==> flow/design.v <==
module pow_5_pipe
(
    input             clock,
    input      [17:0] n,
    output reg [17:0] n_pow_5
);
    reg [17:0] n_1, n_2, n_3;
    reg [17:0] n_pow_2, n_pow_3, n_pow_4;
    always @(posedge clock)
    begin
        n_1 <= n;
        n_2 <= n_1;
        n_3 <= n_2;
        n_pow_2 <= n * n;
        n_pow_3 <= n_pow_2 * n_1;
        n_pow_4 <= n_pow_3 * n_2;
        n_pow_5 <= n_pow_4 * n_3;
    end
endmodule
Reports on pow_5_pipe. What the tools print for pow_5_pipe, step after step. Line numbers count from 1 in the design file above. Operators: Yosys type, input widths -> output width; for muxes data width and select width s. The mark -- stands for no value.

Top module: pow_5_pipe. Clock input: clock. Library: sky130hd. Corner: tt_025C_1v80.

After elaboration. Yosys after proc, flatten, opt, wreduce and memory -nomap, before mapping. Enables and synchronous resets that opt folds into registers are not counted as muxes. Memory bits, and registers merged into a memory's read port (data or address), are not among the register bits. Print and check cells are not counted. Equal cells are merged and count once.

Under multiply operators stands 4.

Operators by type and width (number): $mul 18x18->18 (4).

The figure for input bits is 19. The figure for word-level cells is 11. For output and inout port bits the number is 18. Flip-flop bits (word level): 126.

Logic depth. Longest topological path by Yosys (ltp), each cell counted once; first at word level (registers and memories cut), then after technology mapping (sequential cells cut; the memories' decode and read muxes count).

Under depth after elaboration stands 1. Under ABC_AREA stands 0. Gate-level depth with buffers: 22. Depth with buffers taken out: 21.

After synthesis. The flow's flattened synthesis, as Yosys stat reports it; memories are mapped. The netlist is that of the ABC_AREA named above (0 if unset); the other value can give another one.

Under buffers stands 63. The figure for chip area (Yosys) is 21147.8 um^2. The entry for cells in the netlist reads 2316. The entry for sequential area reads 2442.3 um^2. Under flip-flops stands 122.

Cells by type: sky130_fd_sc_hd__fa_1 (number 412, total area 8247.91 um^2); sky130_fd_sc_hd__ha_1 (number 218, total area 2.73E+03 um^2); sky130_fd_sc_hd__dfxtp_1 (number 122, total area 2.44E+03 um^2); sky130_fd_sc_hd__inv_1 (number 623, total area 2.34E+03 um^2); sky130_fd_sc_hd__and2_1 (number 284, total area 1.78E+03 um^2); sky130_fd_sc_hd__xnor2_1 (number 125, total area 1094.8 um^2); sky130_fd_sc_hd__nand2_1 (number 286, total area 1073.53 um^2); sky130_fd_sc_hd__xor2_1 (number 31, total area 271.51 um^2); sky130_fd_sc_hd__clkbuf_1 (number 59, total area 221.462 um^2); sky130_fd_sc_hd__a21oi_1 (number 28, total area 140.134 um^2); sky130_fd_sc_hd__a21o_1 (number 17, total area 127.622 um^2); sky130_fd_sc_hd__nor2_1 (number 22, total area 82.579 um^2); sky130_fd_sc_hd__o21a_1 (number 11, total area 82.579 um^2); sky130_fd_sc_hd__nor2b_1 (number 9, total area 56.304 um^2); sky130_fd_sc_hd__o21ai_0 (number 10, total area 50.048 um^2); sky130_fd_sc_hd__o21ai_1 (number 10, total area 50.048 um^2); sky130_fd_sc_hd__nand2b_1 (number 5, total area 31.28 um^2); sky130_fd_sc_hd__o21bai_1 (number 4, total area 30.029 um^2).

Not listed: further types 23, cells in them 40.

Timing after synthesis. OpenSTA on the mapped netlist: ideal clock, no wires. The path of least setup slack (recovery checks aside). Input and output delay are each 20% of the period. Register names are those of the netlist, which keeps one name where synthesis merged equal registers.

Kind: input to register. From: input port n[3]. To: register n_pow_2[16]. The figure for setup time is 0.070 ns. Time at the first pin: 1.280 ns. The figure for stages on the path is 18. The figure for arrival time is 5.883 ns. The entry for period reads 6.4 ns. Under delay of the path stands 4.673 ns. For path buffers the number is 1. The entry for setup slack reads 0.447 ns. For data required time the number is 6.330 ns. Under period reached after synthesis stands 5.953 ns.

"delay of the path" = arrival - input delay + setup time. "stages on the path" counts driving pins, that of a launching flip-flop among them; a cell with two outputs on the path counts twice. "period reached after synthesis" is the clock period less the worst setup slack; recovery checks do not enter. This is arithmetic on one report: input and output delays are still those of the set period (20% each). The rows between start and end are the longest chain of elaborated cells between them; the timing report does not say that the signal goes this way. Where chains are equally long, one stands for them. A line is the first line of the expression or statement that the cell stems from. Yosys adds cells for indexed reads and writes and turns some case tables into memories.

Cells stage by stage: sky130_fd_sc_hd__clkbuf_1 -> sky130_fd_sc_hd__and2_1 -> sky130_fd_sc_hd__inv_1 -> sky130_fd_sc_hd__fa_1 -> sky130_fd_sc_hd__fa_1 -> sky130_fd_sc_hd__inv_1 -> sky130_fd_sc_hd__fa_1 -> sky130_fd_sc_hd__fa_1 -> sky130_fd_sc_hd__fa_1 -> sky130_fd_sc_hd__inv_1 -> sky130_fd_sc_hd__fa_1 -> sky130_fd_sc_hd__inv_1 -> sky130_fd_sc_hd__ha_1 -> sky130_fd_sc_hd__or3_1 -> sky130_fd_sc_hd__o21ai_0 -> sky130_fd_sc_hd__a21oi_1 -> sky130_fd_sc_hd__a41oi_1 -> sky130_fd_sc_hd__a21boi_1. Under length of the longest elaborated chain stands 1.

Ends and longest elaborated chain, post-synthesis: from (decl) (line 4) `input      [17:0] n,`; $mul 18x18->18 (line 14) `n_pow_2 <= n * n;`; to (assign) (line 14); to (decl) (line 8) `reg [17:0] n_pow_2, n_pow_3, n_pow_4;`.

Path in the finished layout. Path of least setup slack in the final report of entry A (OpenROAD, finished layout, wires in). Where an end is a register, its clock arrival counts in the times.

Kind: input to register. From: input port n[5]. To: register n_pow_2[16]. The figure for arrival time is 5.65 ns. Time at the first pin: 1.04 ns. For data required time the number is 5.57 ns. The figure for setup time is 0.11 ns. The entry for setup slack reads -0.08 ns. For path buffers the number is 3. The entry for period reads 5.21 ns. The figure for stages on the path is 22.

The rows between start and end are the longest chain of elaborated cells between them; the timing report does not say that the signal goes this way. Where chains are equally long, one stands for them.

Cells stage by stage: sky130_fd_sc_hd__buf_6 -> sky130_fd_sc_hd__buf_6 -> sky130_fd_sc_hd__buf_4 -> sky130_fd_sc_hd__nand2_4 -> sky130_fd_sc_hd__inv_2 -> sky130_fd_sc_hd__fa_1 -> sky130_fd_sc_hd__inv_2 -> sky130_fd_sc_hd__fa_2 -> sky130_fd_sc_hd__fa_1 -> sky130_fd_sc_hd__fa_1 -> sky130_fd_sc_hd__inv_2 -> sky130_fd_sc_hd__fa_1 -> sky130_fd_sc_hd__inv_2 -> sky130_fd_sc_hd__fa_1 -> sky130_fd_sc_hd__inv_2 -> sky130_fd_sc_hd__ha_4 -> sky130_fd_sc_hd__or3_4 -> sky130_fd_sc_hd__o21ai_2 -> sky130_fd_sc_hd__nor2_1 -> sky130_fd_sc_hd__a21oi_1 -> sky130_fd_sc_hd__a41oi_1 -> sky130_fd_sc_hd__a21boi_2. Under length of the longest elaborated chain stands 1.

Ends and longest elaborated chain, post-layout: from (decl) (line 4) `input      [17:0] n,`; $mul 18x18->18 (line 14) `n_pow_2 <= n * n;`; to (assign) (line 14); to (decl) (line 8) `reg [17:0] n_pow_2, n_pow_3, n_pow_4;`.

Wiki page: pow_5_pipe / flow data

Settings and measured results of 3 stored flow runs for module pow_5_pipe (sky130hd), not sorted in any way. The constraints put input and output delay at 20% of the set period each and load the outputs with 0.01 pF. "achieved period" = clock period - worst setup slack. The figure is calculated, with input and output delays left at 20% of the set period.

Entry A has these settings: period_ns 5.21; CAP_MARGIN 20; CORE_MARGIN 2; CORE_UTILIZATION 40; SLEW_MARGIN 20. The synthesized cell area stands at 21147.8 um^2. The area of the die is 54725.6 um^2. The measured standard-cell area of the final layout is 24607.4 um^2. The measured worst setup slack after layout is -0.083 ns. The measured total negative slack on setup checks is -0.139 ns. For the worst hold slack the run shows 0.357 ns. For the achieved period the run shows 5.293 ns.

Entry B has these settings: ABC_AREA 0; CAP_MARGIN 35; CELL_PAD_IN_SITES_DETAIL_PLACEMENT 2; CORE_MARGIN 3; CORE_UTILIZATION 18; GPL_ROUTABILITY_DRIVEN 0; GPL_TIMING_DRIVEN 0; PLACE_DENSITY 0.68; SETUP_SLACK_MARGIN 1.22; SLEW_MARGIN 0; period_ns 6.33. The synthesized cell area stands at 21147.8 um^2. The area of the die is 121637.0 um^2. The measured standard-cell area of the final layout is 26942.1 um^2. The measured worst setup slack after layout is 0.503 ns. The measured total negative slack on setup checks is 0.000 ns. For the worst hold slack the run shows 0.434 ns. For the achieved period the run shows 5.827 ns.

Entry C has these settings: CORE_ASPECT_RATIO 0.81; CORE_MARGIN 10; CORE_UTILIZATION 71; GPL_ROUTABILITY_DRIVEN 0; GPL_TIMING_DRIVEN 0; MAX_ROUTING_LAYER met4; MIN_ROUTING_LAYER met1; PLACE_DENSITY_LB_ADDON 0.08; SETUP_SLACK_MARGIN -0.02; TNS_END_PERCENT 100; period_ns 7.14; CAP_MARGIN 20; SLEW_MARGIN 20. The synthesized cell area stands at 21147.8 um^2. The area of the die is 37126.8 um^2. The measured standard-cell area of the final layout is 22582.9 um^2. The measured worst setup slack after layout is 0.328 ns. The measured total negative slack on setup checks is 0.000 ns. For the worst hold slack the run shows 0.358 ns. For the achieved period the run shows 6.812 ns.
